==> flow/design.v <==
`timescale 1ns / 100ps
module top(
     input wire clk, reset,
     input wire start, si,
     output wire [3:0] an,
     output wire [7:0] sseg
    );
wire [4:0] dig3_in, dig2_in, dig1_in, dig0_in;
wire [4:0] dig3_out, dig2_out, dig1_out, dig0_out;
LF_counter top_unit
(.clk(clk), .reset(reset), .start(start), .si(si),
.dig3(dig3_in), .dig2(dig2_in), .dig1(dig1_in), .dig0(dig0_in));
my_register register_unit
(.clk(clk), .reset(reset), .data3_in(dig3_in), .data2_in(dig2_in), .data1_in(dig1_in), .data0_in(dig0_in), 
.data3_out(dig3_out), .data2_out(dig2_out), .data1_out(dig1_out), .data0_out(dig0_out));
seg7 seg7_unit
(.clk(clk), .reset(reset), .sseg(sseg), .an(an),
.in3(dig3_out), .in2(dig2_out), .in1(dig1_out), .in0(dig0_out));  
endmodule
`timescale 1ns / 100ps
module LF_counter(
     input wire clk, reset,
     input wire start, si,
     output wire [4:0] dig3, dig2, dig1, dig0
    );
reg [2:0] state_reg, state_next;
wire [15:0] prd;
wire [19:0] dvnd, dvsr, quo;
reg prd_start, div_start, b2b_start, adj_start;
wire prd_done_tick, div_done_tick, b2b_done_tick, adj_done_tick;
wire [3:0]  bcd10, bcd9, bcd8, bcd7, bcd6, bcd5, bcd4, bcd3, bcd2, bcd1, bcd0;
localparam [2:0] idle = 3'b000,
                 count = 3'b001,
                 frq = 3'b010,
                 b2b = 3'b011,
                 adjust = 3'b100;
counter counter_unit
(.clk(clk), .reset(reset), .start(prd_start), .si(si), .ready(),
.done_tick(prd_done_tick), .prd(prd));
division #(.W(20), .CBIT(6)) div_unit
(.clk(clk), .reset(reset), .start(div_start), .dvnd(dvnd), .dvsr(dvsr),
.quo(quo), .rmd(), .ready(), .done_tick(div_done_tick));
BCD b2b_unit
(.clk(clk), .reset(reset), .start(b2b_start), .bin(quo[19:0]), .ready(),
.done_tick(b2b_done_tick), .bcd10(bcd10), .bcd9(bcd9), .bcd8(bcd8), .bcd7(bcd7), .bcd6(bcd6), 
.bcd5(bcd5), .bcd4(bcd4),  .bcd3(bcd3), .bcd2(bcd2), .bcd1(bcd1), .bcd0(bcd0));
adjust adjust_unit
(.clk(clk), .reset(reset), .bcd10(bcd10), .bcd9(bcd9), .bcd8(bcd8), .bcd7(bcd7), .bcd6(bcd6),
.bcd5(bcd5), .bcd4(bcd4),  .bcd3(bcd3), .bcd2(bcd2), .bcd1(bcd1), .bcd0(bcd0), .done_tick(adj_done_tick), .start(adj_start),
.dig3(dig3), .dig2(dig2), .dig1(dig1), .dig0(dig0));
assign dvnd = 20'd1000000;  
assign dvsr =  prd;
always @(posedge clk)
  if (reset)
    state_reg <= idle;
  else
    state_reg <= state_next;
always @*
  begin
    state_next = state_reg;
    prd_start = 1'b0;
    div_start = 1'b0;
    b2b_start = 1'b0;
    adj_start = 1'b0;
      case (state_reg)
        idle: if (start) begin
              prd_start = 1'b1;
              state_next = count; end
        count: if (prd_done_tick) begin
               div_start = 1'b1;
               state_next = frq; end
        frq: if (div_done_tick) begin
             b2b_start = 1'b1;
             state_next = b2b; end
        b2b: if (b2b_done_tick) begin
             adj_start = 1'b1;
             state_next = adjust; end
        adjust: if (adj_done_tick)
                state_next = idle;
        default: state_next = idle;
      endcase
  end 
endmodule
`timescale 1ns / 100ps
module counter(
    input wire clk, reset,
    input wire start, si,
    output reg ready, done_tick,
    output wire [19:0] prd
    );
localparam [15:0] MAX_COUNTER_NUMBER = 50;  
reg [1:0] state_reg, state_next;
reg [6:0] t_reg, t_next;  
reg [19:0] p_reg, p_next;  
reg delay_reg;
wire edg;   
localparam [1:0] idle = 2'b00,
                 waite = 2'b01, 
                 count = 2'b10,
                 done = 2'b11;
always @(posedge clk)
  if (reset)
    begin
      state_reg <= idle;
      t_reg <= 0;
      p_reg <= 0;
      delay_reg <= 0;
    end
  else
    begin
      state_reg <= state_next;
      t_reg <= t_next;
      p_reg <= p_next;
      delay_reg <= si; 
    end
 assign edg = ~delay_reg & si;
always @*
  begin
    state_next = state_reg;
    ready = 1'b0;
    done_tick = 1'b0;
    t_next = t_reg;
    p_next = p_reg;
    case (state_reg)
      idle: begin ready = 1'b1;
              if (start == 1)
                state_next = waite;
            end
      waite: if (edg == 1) begin  
             state_next = count;
             t_next = 0;
             p_next = 0; end
      count: if (edg == 1)  
               state_next = done;
             else begin  
               t_next = t_reg + 1;
                 if (t_reg == MAX_COUNTER_NUMBER - 1) begin
                   t_next = 0;
                   p_next = p_reg + 1; end
               end
       done: begin done_tick = 1'b1;
               state_next = idle; end
       default: state_next = idle;
     endcase
  end
assign prd = p_reg;
endmodule
`timescale 1ns / 100ps
module division
#(
parameter W = 8,
         CBIT = 4  
 )
(
    input wire clk, reset,
    input wire start,
    input wire [W-1:0] dvsr, dvnd,
    output reg ready, done_tick,
    output wire [W-1:0] quo, rmd
    );
reg [1:0] state_reg, state_next;
reg [W-1:0] rh_reg, rh_next, rl_reg, rl_next, rh_tmp;
reg [W-1:0] d_reg, d_next;
reg [CBIT-1:0] n_reg, n_next;
reg q_bit;
localparam [1:0] idle = 2'b00,
                 op = 2'b01,
                 last = 2'b10,
                 done = 2'b11;
always @(posedge clk)
  if (reset)
    begin
      state_reg <= idle;
      rh_reg <= 0;
      rl_reg <= 0;
      n_reg <= 0;
      d_reg <= 0;
    end
  else
    begin
      state_reg <= state_next;
      rh_reg <= rh_next;
      rl_reg <= rl_next;
      d_reg <= d_next;
      n_reg <= n_next;
    end
always @*
  begin
    ready = 1'b0;
    done_tick = 1'b0;
    state_next = state_reg;
    n_next = n_reg;
    d_next = d_reg;
    rh_next = rh_reg;
    rl_next = rl_reg;
    case (state_reg)
      idle: begin ready = 1'b1;
              if (start) begin
                rh_next = 0;
                rl_next = dvnd;  
                d_next = dvsr;  
                n_next = W;  
                state_next = op; end end
      op: begin  
          rl_next = {rl_reg [W-2:0], q_bit};
          rh_next = {rh_tmp [W-2:0], rl_reg[W-1]};
          n_next = n_reg - 1;
            if (n_reg == 1) state_next = last;
          end
      last: begin
              rl_next = {rl_reg[W-2:0], q_bit};
              rh_next = rh_tmp;
              state_next = done; end
      done: begin 
              done_tick = 1'b1;
              state_next = idle; end
      default: state_next = idle;
   endcase
  end
always @*
  if (rh_reg >= d_reg) begin
    rh_tmp = rh_reg - d_reg;
    q_bit = 1'b1; end
  else begin
    rh_tmp = rh_reg;
    q_bit = 1'b0; end
assign quo = rl_reg;
assign rmd = rh_reg;
endmodule
`timescale 1ns / 100ps
module BCD(
    input wire [19:0] bin,
    input wire clk, reset, start,
    output reg ready, done_tick,
    output wire [3:0] bcd10, bcd9, bcd8, bcd7, bcd6, bcd5, bcd4, bcd3, bcd2, bcd1, bcd0
    );
reg [19:0] p2s_reg, p2s_next;  
reg [1:0] state_reg, state_next;
reg [3:0] bcd10_reg, bcd9_reg, bcd8_reg, bcd7_reg, bcd6_reg, bcd5_reg, bcd4_reg, bcd3_reg, bcd2_reg, bcd1_reg, bcd0_reg;
wire [3:0] bcd10_tmp, bcd9_tmp, bcd8_tmp, bcd7_tmp, bcd6_tmp, bcd5_tmp, bcd4_tmp, bcd3_tmp, bcd2_tmp, bcd1_tmp, bcd0_tmp;
reg [3:0] bcd10_next, bcd9_next, bcd8_next, bcd7_next, bcd6_next, bcd5_next, bcd4_next, bcd3_next, bcd2_next, bcd1_next, bcd0_next;
reg [6:0] n_reg, n_next;  
 localparam [1:0] idle = 2'b00,
                  op = 2'b01,
                  done = 2'b10;
always @(posedge clk)
  begin
    if (reset)
      begin
        p2s_reg <= 0;
        state_reg <= idle;
        n_reg <= 0;
        bcd10_reg <= 0;
        bcd9_reg <= 0;
        bcd8_reg <= 0;
        bcd7_reg <= 0;
        bcd6_reg <= 0;
        bcd5_reg <= 0;
        bcd4_reg <= 0;
        bcd3_reg <= 0;
        bcd2_reg <= 0;
        bcd1_reg <= 0;
        bcd0_reg <= 0;
      end
    else
      begin
         p2s_reg <= p2s_next;
         state_reg <= state_next;
         n_reg <= n_next;
         bcd10_reg <= bcd10_next;
         bcd9_reg <= bcd9_next;
         bcd8_reg <= bcd8_next;
         bcd7_reg <= bcd7_next;
         bcd6_reg <= bcd6_next;
         bcd5_reg <= bcd5_next;
         bcd4_reg <= bcd4_next;
         bcd3_reg <= bcd3_next;
         bcd2_reg <= bcd2_next;
         bcd1_reg <= bcd1_next;
         bcd0_reg <= bcd0_next;
       end
   end
always @*
  begin
    state_next = state_reg;
    p2s_next = p2s_reg;
    n_next = n_reg;
    bcd10_next = bcd10_reg;
    bcd9_next = bcd9_reg;
    bcd8_next = bcd8_reg;
    bcd7_next = bcd7_reg;
    bcd6_next = bcd6_reg;
    bcd5_next = bcd5_reg;
    bcd4_next = bcd4_reg;
    bcd3_next = bcd3_reg;
    bcd2_next = bcd2_reg;
    bcd1_next = bcd1_reg;
    bcd0_next = bcd0_reg;
    ready = 1'b0;
    done_tick = 1'b0;
      case (state_reg)
        idle: begin ready = 1'b1;
               if (start == 1'b1) begin
               state_next = op;
               n_next = 6'b010100;  
               bcd10_next = 0;
               bcd9_next = 0;
               bcd8_next = 0;
               bcd7_next = 0;
               bcd6_next = 0;
               bcd5_next = 0;
               bcd4_next = 0;
               bcd3_next = 0;
               bcd2_next = 0;
               bcd1_next = 0;
               bcd0_next = 0;
               p2s_next = bin; end end
        op: begin p2s_next = p2s_reg << 1;
            bcd0_next = {bcd0_tmp [2:0], p2s_reg [19]};
            bcd1_next = {bcd1_tmp [2:0], bcd0_tmp [3]};
            bcd2_next = {bcd2_tmp [2:0], bcd1_tmp [3]};
            bcd3_next = {bcd3_tmp [2:0], bcd2_tmp [3]};
            bcd4_next = {bcd4_tmp [2:0], bcd3_tmp [3]};
            bcd5_next = {bcd5_tmp [2:0], bcd4_tmp [3]};
            bcd6_next = {bcd6_tmp [2:0], bcd5_tmp [3]};
            bcd7_next = {bcd7_tmp [2:0], bcd6_tmp [3]};
            bcd8_next = {bcd8_tmp [2:0], bcd7_tmp [3]};
            bcd9_next = {bcd9_tmp [2:0], bcd8_tmp [3]};
            bcd10_next = {bcd10_tmp [2:0], bcd9_tmp [3]};
            n_next = n_reg - 1;
              if (n_next == 0)
                state_next = done;
            end
        done: begin done_tick = 1'b1;
              state_next = idle; end
        default: state_next = idle;
      endcase
  end
assign bcd0_tmp = (bcd0_reg > 4) ? bcd0_reg + 3 : bcd0_reg;
assign bcd1_tmp = (bcd1_reg > 4) ? bcd1_reg + 3 : bcd1_reg;
assign bcd2_tmp = (bcd2_reg > 4) ? bcd2_reg + 3 : bcd2_reg;
assign bcd3_tmp = (bcd3_reg > 4) ? bcd3_reg + 3 : bcd3_reg;
assign bcd4_tmp = (bcd4_reg > 4) ? bcd4_reg + 3 : bcd4_reg;
assign bcd5_tmp = (bcd5_reg > 4) ? bcd5_reg + 3 : bcd5_reg;
assign bcd6_tmp = (bcd6_reg > 4) ? bcd6_reg + 3 : bcd6_reg;
assign bcd7_tmp = (bcd7_reg > 4) ? bcd7_reg + 3 : bcd7_reg;
assign bcd8_tmp = (bcd8_reg > 4) ? bcd8_reg + 3 : bcd8_reg;
assign bcd9_tmp = (bcd9_reg > 4) ? bcd9_reg + 3 : bcd9_reg;
assign bcd10_tmp = (bcd10_reg > 4) ? bcd10_reg + 3 : bcd10_reg;
assign bcd10 = bcd10_reg;
assign bcd9 = bcd9_reg;
assign bcd8 = bcd8_reg;
assign bcd7 = bcd7_reg;
assign bcd6 = bcd6_reg;
assign bcd5 = bcd5_reg;
assign bcd4 = bcd4_reg;
assign bcd3 = bcd3_reg;
assign bcd2 = bcd2_reg;
assign bcd1 = bcd1_reg;
assign bcd0 = bcd0_reg;
endmodule
`timescale 1ns / 100ps
module adjust(
    input wire clk, reset,
    input wire start,
    input wire [3:0] bcd10, bcd9, bcd8, bcd7, bcd6, bcd5, bcd4, bcd3, bcd2, bcd1, bcd0,
    output wire [4:0] dig3, dig2, dig1, dig0,
    output reg done_tick, ready
    );
reg [1:0] state_reg, state_next;
reg [4:0] bcd10_reg, bcd9_reg, bcd8_reg, bcd7_reg, bcd6_reg, bcd5_reg, bcd4_reg, bcd3_reg, bcd2_reg, bcd1_reg, bcd0_reg;
reg [4:0] bcd10_next, bcd9_next, bcd8_next, bcd7_next, bcd6_next, bcd5_next, bcd4_next, bcd3_next, bcd2_next, bcd1_next, bcd0_next;
localparam [1:0] idle = 2'b00,
                 op = 2'b01,
                 done = 2'b10;
always @(posedge clk)
  if (reset)
    begin
      state_reg <= 0;
      bcd0_reg <= 0;
      bcd1_reg <= 0;
      bcd2_reg <= 0;
      bcd3_reg <= 0;
      bcd4_reg <= 0;
      bcd5_reg <= 0;
      bcd6_reg <= 0;
      bcd7_reg <= 0;
      bcd8_reg <= 0;
      bcd9_reg <= 0;
      bcd10_reg <= 0;
    end
  else
    begin
      state_reg <= state_next;
      bcd0_reg <= bcd0_next;
      bcd1_reg <= bcd1_next;
      bcd2_reg <= bcd2_next;
      bcd3_reg <= bcd3_next;
      bcd4_reg <= bcd4_next;
      bcd5_reg <= bcd5_next;
      bcd6_reg <= bcd6_next;
      bcd7_reg <= bcd7_next;
      bcd8_reg <= bcd8_next;
      bcd9_reg <= bcd9_next;
      bcd10_reg <= bcd10_next;
    end
always @*
  begin
    state_next = state_reg;
    bcd0_next = bcd0_reg;
    bcd1_next = bcd1_reg;
    bcd2_next = bcd2_reg;
    bcd3_next = bcd3_reg;
    bcd4_next = bcd4_reg;
    bcd5_next = bcd5_reg;
    bcd6_next = bcd6_reg;
    bcd7_next = bcd7_reg;
    bcd8_next = bcd8_reg;
    bcd9_next = bcd9_reg;
    bcd10_next = bcd10_reg;
    done_tick = 1'b0;
    ready = 1'b0;
      case (state_reg) idle: begin ready = 1'b1;
                               if (start == 1'b1) begin
                               bcd0_next = {1'b1, bcd0};
                               bcd1_next = {1'b0, bcd1};
                               bcd2_next = {1'b0, bcd2};
                               bcd3_next = {1'b0, bcd3};
                               bcd4_next = {1'b0, bcd4};
                               bcd5_next = {1'b0, bcd5};
                               bcd6_next = {1'b0, bcd6};
                               bcd7_next = {1'b0, bcd7};
                               bcd8_next = {1'b0, bcd8};
                               bcd9_next = {1'b0, bcd9};
                               bcd10_next = {1'b0, bcd10};
                               state_next = op; end
                             else state_next = idle; end
                       op: if (bcd10_next == 0) begin
                             {bcd10_next, bcd9_next, bcd8_next, bcd7_next, bcd6_next, bcd5_next, bcd4_next, bcd3_next, bcd2_next, bcd1_next, bcd0_next} =
                             {bcd10_next, bcd9_next, bcd8_next, bcd7_next, bcd6_next, bcd5_next, bcd4_next, bcd3_next, bcd2_next, bcd1_next, bcd0_next} << 5;
                             end
                           else
                             state_next = done;
                      done: begin done_tick = 1'b1;
                            state_next = idle; end
                      default: state_next = idle;
        endcase
  end
assign dig3 = bcd10_reg;
assign dig2 = bcd9_reg;
assign dig1 = bcd8_reg;
assign dig0 = bcd7_reg; 
endmodule
`timescale 1ns / 100ps
module my_register(
    input wire clk, reset,
    input wire [4:0] data3_in, data2_in, data1_in, data0_in,
    output reg [4:0] data3_out, data2_out, data1_out, data0_out
    );
always @(posedge clk)
  if (reset)
    begin
      data3_out <= 0; 
      data2_out <= 0;  
      data1_out <= 0;  
      data0_out <= 0;
    end
  else
    begin
      data3_out <= data3_in;   
      data2_out <= data2_in; 
      data1_out <= data1_in; 
      data0_out <= data0_in;   
    end
endmodule
`timescale 1ns / 100ps
module seg7(
    input wire clk, reset,
    input wire [4:0] in3, in2, in1, in0,
    output reg [3:0] an,  
    output reg [7:0] sseg  
    );
localparam N = 18;
reg [N-1:0] q_reg;
wire [N-1:0] q_next;
reg [3:0] hex_in;
wire [3:0] digit3, digit2, digit1, digit0;
wire  dot3, dot2, dot1, dot0;
reg dot;
assign digit3 = in3 [3:0];
assign digit2 = in2 [3:0];
assign digit1 = in1 [3:0];
assign digit0 = in0 [3:0];
assign dot3 = in3 [4];
assign dot2 = in2 [4];
assign dot1 = in1 [4];
assign dot0 = in0 [4];
always @(posedge clk)
  if (reset)
    q_reg <= 0; 
  else
    q_reg <= q_next;
assign q_next = q_reg + 1;
always @*
begin
  case (q_reg[N-1:N-2])
    2'b00:
      begin
        an = 4'b1110;
        hex_in = digit0;
        dot = dot0;
      end
    2'b01:
      begin
        an = 4'b1101;
        hex_in = digit1;
        dot = dot1;
      end
    2'b10:
      begin
        an = 4'b1011;
        hex_in = digit2;
        dot = dot2;
      end
    default:
      begin
        an = 4'b0111;
        hex_in = digit3;
        dot = dot3;
      end
    endcase
end
always @*
  begin
    case (hex_in)
      4'h0: sseg [6:0] = 7'b1111110;
      4'h1: sseg [6:0] = 7'b0110000;
      4'h2: sseg [6:0] = 7'b1101101;
      4'h3: sseg [6:0] = 7'b1111001;
      4'h4: sseg [6:0] = 7'b0110011;
      4'h5: sseg [6:0] = 7'b1011011;
      4'h6: sseg [6:0] = 7'b1011111;
      4'h7: sseg [6:0] = 7'b1110000;
      4'h8: sseg [6:0] = 7'b1111111;
      4'h9: sseg [6:0] = 7'b1111011;
      4'ha: sseg [6:0] = 7'b1110111;
      4'hb: sseg [6:0] = 7'b0011111;
      4'hc: sseg [6:0] = 7'b1001110;
      4'hd: sseg [6:0] = 7'b0111101;
      4'he: sseg [6:0] = 7'b1001111;
      default: sseg [6:0] =  7'b1000111;  
    endcase
    sseg[7] = dot;
  end
endmodule
### From RTL to reports: top

What the tools print for top, step after step.
Line numbers count from 1 in the design file above.
Library cell names are shortened.
Not given: n/a

* top module: top
* clock input: clk
* cell library: sky130hd
* timing corner: tt_025C_1v80

### Word-level counts

Counts by Yosys on the flattened word-level netlist (proc, flatten, opt, wreduce; memories kept). Register bits leave out memories and registers merged into their read ports (data or address). Print and check cells are left out. Cells with the same type and inputs are merged into one.
Yosys's memory passes give these memory sizes; they may raise the number of words (mostly to a power of two), join words into wider ones and drop unused or constant bits.

* magnitude comparators: 12
* bitwise operators: 6
* reductions and logical operators: 28
* $add $sub $neg: 17
* multiplexer cells: 112
* equality and inequality tests: 36

Operator list (number)
* 20-bit 2-to-1 mux: 9
* 20-bit parallel mux with 2-bit select: 3
* 5-bit parallel mux with 2-bit select: 11
* 5-bit 2-to-1 mux: 22
* 4-bit parallel mux with 2-bit select: 11
* 20-bit parallel mux with 3-bit select: 1
* 4-bit by 3-bit > comparator with 1-bit output with constant B: 11
* 4-bit 2-to-1 mux: 11
* 4-bit by 2-bit adder with 4-bit output with constant B: 10
* 7-bit parallel mux with 2-bit select: 2
* 7-bit 2-to-1 mux: 4
* 2-bit inequality test with constant B: 12
* 4-bit parallel mux with 3-bit select: 2
* 20-bit by 1-bit adder with 20-bit output with constant B: 1
* 20-bit subtractor: 1
* 20-bit >= comparator: 1
* 18-bit by 1-bit adder with 18-bit output with constant B: 1
* 3-bit 2-to-1 mux: 6
* 2-bit parallel mux with 4-bit select: 2
* 2-bit 2-to-1 mux: 8
* 3-bit parallel mux with 5-bit select: 1
* 2-bit equality test with constant B: 7
* 2-bit by 1-bit inequality test with 1-bit output with constant B: 6
* 2-bit AND reduction: 6
* 3-bit AND reduction: 4
* 6-bit parallel mux with 2-bit select: 1
* 1-bit 2-to-1 mux: 12
* 2-bit by 1-bit equality test with 1-bit output with constant B: 5

Not listed: further kinds 24, cells in them 40.

* bits in read-only memories: 112
* cells after elaboration: 254
* memories: 1
* input bits: 4
* output and inout bits: 12
* flip-flop bits (word level): 269

Memory list
* (no name shown): words 16, bits a word 7, read ports 1, write ports 0, line 535 `case (hex_in)`

### Logic depth

Depth = most cells in a row (Yosys ltp): at word level without a register or memory, in the mapped netlist without a sequential cell, where the memories' decode and read muxes count.

* depth after elaboration: 7
* ABC_AREA: 0
* depth in mapped cells: 11

### Netlist

Source: synth_stat.txt of the flow (Yosys; design flattened, memories mapped). It holds for the ABC_AREA given above (unset counts as 0); a run with the other value may have another netlist.

Cells by type
* dfxtp_1: number 269, total area 5.39E+03 um^2
* nor2_1: number 202, total area 758.227 um^2
* mux2i_1: number 67, total area 670.643 um^2
* a21oi_1: number 106, total area 530.509 um^2
* ha_1: number 42, total area 525.504 um^2
* a211oi_1: number 61, total area 457.939 um^2
* nand2_1: number 116, total area 435.418 um^2
* o21ai_0: number 59, total area 295.283 um^2
* a22oi_1: number 39, total area 292.781 um^2
* inv_1: number 76, total area 285.274 um^2
* xnor2_1: number 31, total area 271.51 um^2
* xor2_1: number 29, total area 253.994 um^2
* nand3_1: number 46, total area 230.221 um^2
* clkbuf_1: number 60, total area 225.216 um^2
* nand2b_1: number 28, total area 175.168 um^2
* nor3_1: number 32, total area 160.154 um^2
* nor2b_1: number 24, total area 150.144 um^2
* or3_1: number 23, total area 143.888 um^2

Not listed: further types 56, cells in them 182.

* synthesis area: 12678.4 um^2
* cell count: 1492
* sequential part of the area: 5385.2 um^2
* buffer cells: 86
* flip-flop cells: 269

The figures by module come from a second, unflattened synthesis with its own total; it is not the netlist above.

* cells (unflattened synthesis): 1630
* area (unflattened synthesis): 13879.6 um^2

Rows give one instance, submodules left out.

Modules
* division: instances 1, cells 537, area 4184.0 um^2
* BCD: instances 1, cells 455, area 3708.6 um^2
* adjust: instances 1, cells 259, area 2483.6 um^2
* counter: instances 1, cells 174, area 1503.9 um^2
* seg7: instances 1, cells 138, area 1184.9 um^2
* my_register: instances 1, cells 42, area 618.1 um^2
* LF_counter: instances 1, cells 25, area 196.4 um^2
* top: instances 1, cells 0, area 0.0 um^2

### Worst setup path after synthesis

Path of least setup slack by OpenSTA after synthesis, without wires, with an ideal clock, recovery checks aside; 20% of the period is set as input and as output delay. Where synthesis merged equal registers, the netlist keeps one of their names.

* kind: flip-flop to output port
* from: register seg7_unit.q_reg[16]
* to: output sseg[3]
* path delay: 2193 ps
* required time: 8000 ps
* slack: 5807 ps
* stages: 7
* output delay: 2000 ps
* period: 10000 ps
* arrival: 2193 ps
* synthesis period reached: 4193 ps

"path delay" = arrival - input delay + setup time.
At an output port there is no setup time.
"stages" counts driving pins, that of a launching flip-flop among them; a cell with two outputs on the path counts twice.
"synthesis period reached" is the clock period less the worst setup slack; recovery checks do not enter. This is arithmetic on one report: input and output delays are still those of the set period (20% each).
The rows between start and end are the longest chain of elaborated cells between them; the timing report does not say that the signal goes this way. Where chains are equally long, one stands for them.
Each line given opens the expression or statement behind the cell; cells for indexed reads and writes are added by Yosys, which also makes memories of some case tables.
A memory read counts as a cell of the chain, while the word-level depth stops at memories.

* cell sequence: dfxtp_1 buf_1 mux4_2 ha_1 inv_1 mux4_2 inv_1
* length of the longest elaborated chain: 3

RTL lines, path post-synthesis
* from (decl): line 484 `reg [N-1:0] q_reg;`
* from (assign): line 500 `q_reg <= 0;`
* from (assign): line 502 `q_reg <= q_next;`
* 2-bit equality test: line 506 `case (q_reg[N-1:N-2])`
* 4-bit parallel mux with 3-bit select: line 506
* memory 16 x 7 bit: line 535 `case (hex_in)`
* to (decl): line 6 `output wire [7:0] sseg`

### Timing after layout

Path of least setup slack in the final report of record 1 (OpenROAD, finished layout, wires in). Where an end is a register, its clock arrival counts in the times.
The report prints the path's times to 10 ps; the period is as set.

* kind: flip-flop to output port
* from: register seg7_unit.q_reg[16]
* to: output sseg[3]
* stages: 7
* arrival: 3210 ps
* output delay: 1040 ps
* period: 5220 ps
* required time: 4180 ps
* slack: 960 ps

The rows between start and end are the longest chain of elaborated cells between them; the timing report does not say that the signal goes this way. Where chains are equally long, one stands for them.
A memory read counts as a cell of the chain, while the word-level depth stops at memories.

* cell sequence: dfxtp_1 mux4_2 ha_1 inv_1 mux4_2 inv_1 clkdlybuf4s50_1
* length of the longest elaborated chain: 3

RTL lines, path after layout
* from (decl): line 484 `reg [N-1:0] q_reg;`
* from (assign): line 500 `q_reg <= 0;`
* from (assign): line 502 `q_reg <= q_next;`
* 2-bit equality test: line 506 `case (q_reg[N-1:N-2])`
* 4-bit parallel mux with 3-bit select: line 506
* memory 16 x 7 bit: line 535 `case (hex_in)`
* to (decl): line 6 `output wire [7:0] sseg`

# Flow runs of top

top through Yosys and OpenROAD on sky130hd: 5 stored runs, unordered, with their settings and measured results. The constraints put input and output delay at 20% of the set period each and load the outputs with 0.01 pF.
By "clock period reached" is meant the clock period of the run minus its worst setup slack. This is arithmetic on one report: input and output delays are still those of the set period (20% each).
"time of the worst setup path" = time allowed to the worst setup path (clock period - input delay - output delay, where it has them) - its slack; a late launch clock adds to it, a late capture clock takes from it.
"overall power" is the tool's figure for a default switching activity; nothing was simulated.
"time of the worst setup path" is known to 10 ps.

### Record 1

Settings: `CORE_UTILIZATION=40`, `period_ns=5.22`, `CAP_MARGIN=20`, `CORE_MARGIN=2`, `SLEW_MARGIN=20`

- Die footprint: 33136.7 um^2
- Clock period reached: 4257 ps
- Worst setup slack after layout: 963 ps
- Final setup TNS: 0 ps
- Overall power: 4.310 mW
- Post-route worst hold slack: 454 ps
- Area of the standard cells in the finished layout: 14153.6 um^2
- Time of the worst setup path: 3210 ps
- Class of the worst setup path: flip-flop to output port
- Synthesis area: 12678.4 um^2
- Final utilization: 45.1%

### Record 2

Settings: `ABC_AREA=0`, `CAP_MARGIN=15`, `CORE_ASPECT_RATIO=0.77`, `CORE_MARGIN=10`, `CORE_UTILIZATION=22`, `CTS_CLUSTER_SIZE=22`, `GPL_TIMING_DRIVEN=1`, `PLACE_DENSITY_LB_ADDON=0.1`, `TNS_END_PERCENT=65`, `period_ns=6.95`, `SLEW_MARGIN=20`

- Die footprint: 67713.1 um^2
- Clock period reached: 4639 ps
- Worst setup slack after layout: 2311 ps
- Final setup TNS: 0 ps
- Overall power: 3.481 mW
- Post-route worst hold slack: 452 ps
- Area of the standard cells in the finished layout: 14717.9 um^2
- Time of the worst setup path: 3250 ps
- Class of the worst setup path: flip-flop to output port
- Synthesis area: 12678.4 um^2
- Final utilization: 25.7%

### Record 3

Settings: `CORE_UTILIZATION=40`, `period_ns=4.72`, `CAP_MARGIN=20`, `CORE_MARGIN=2`, `SLEW_MARGIN=20`

- Die footprint: 33136.7 um^2
- Clock period reached: 4143 ps
- Worst setup slack after layout: 577 ps
- Final setup TNS: 0 ps
- Overall power: 4.856 mW
- Post-route worst hold slack: 454 ps
- Area of the standard cells in the finished layout: 14222.4 um^2
- Time of the worst setup path: 3200 ps
- Class of the worst setup path: flip-flop to output port
- Synthesis area: 12678.4 um^2
- Final utilization: 45.3%

### Record 4

Settings: `ABC_AREA=0`, `CAP_MARGIN=5`, `CELL_PAD_IN_SITES_DETAIL_PLACEMENT=2`, `CELL_PAD_IN_SITES_GLOBAL_PLACEMENT=3`, `CORE_UTILIZATION=40`, `CTS_CLUSTER_SIZE=99`, `HOLD_SLACK_MARGIN=0.26`, `MAX_ROUTING_LAYER=met5`, `MIN_ROUTING_LAYER=met2`, `PLACE_DENSITY=0.83`, `SETUP_SLACK_MARGIN=0.97`, `TNS_END_PERCENT=30`, `period_ns=4.67`, `CORE_MARGIN=2`, `SLEW_MARGIN=20`

- Die footprint: 33136.7 um^2
- Clock period reached: 3801 ps
- Worst setup slack after layout: 869 ps
- Final setup TNS: 0 ps
- Overall power: 4.975 mW
- Post-route worst hold slack: 458 ps
- Area of the standard cells in the finished layout: 14317.5 um^2
- Time of the worst setup path: 2870 ps
- Class of the worst setup path: flip-flop to output port
- Synthesis area: 12678.4 um^2
- Final utilization: 45.6%

### Record 5

Settings: `CAP_MARGIN=15`, `CELL_PAD_IN_SITES_DETAIL_PLACEMENT=2`, `CELL_PAD_IN_SITES_GLOBAL_PLACEMENT=1`, `CORE_UTILIZATION=40`, `CTS_CLUSTER_SIZE=99`, `HOLD_SLACK_MARGIN=0.26`, `MAX_ROUTING_LAYER=met5`, `MIN_ROUTING_LAYER=met2`, `SETUP_SLACK_MARGIN=0.97`, `TNS_END_PERCENT=30`, `period_ns=4.67`, `CORE_MARGIN=2`, `SLEW_MARGIN=20`

- Die footprint: 33136.7 um^2
- Clock period reached: 3750 ps
- Worst setup slack after layout: 920 ps
- Final setup TNS: 0 ps
- Overall power: 5.304 mW
- Post-route worst hold slack: 457 ps
- Area of the standard cells in the finished layout: 14516.4 um^2
- Time of the worst setup path: 2820 ps
- Class of the worst setup path: flip-flop to output port
- Synthesis area: 12678.4 um^2
- Final utilization: 46.2%
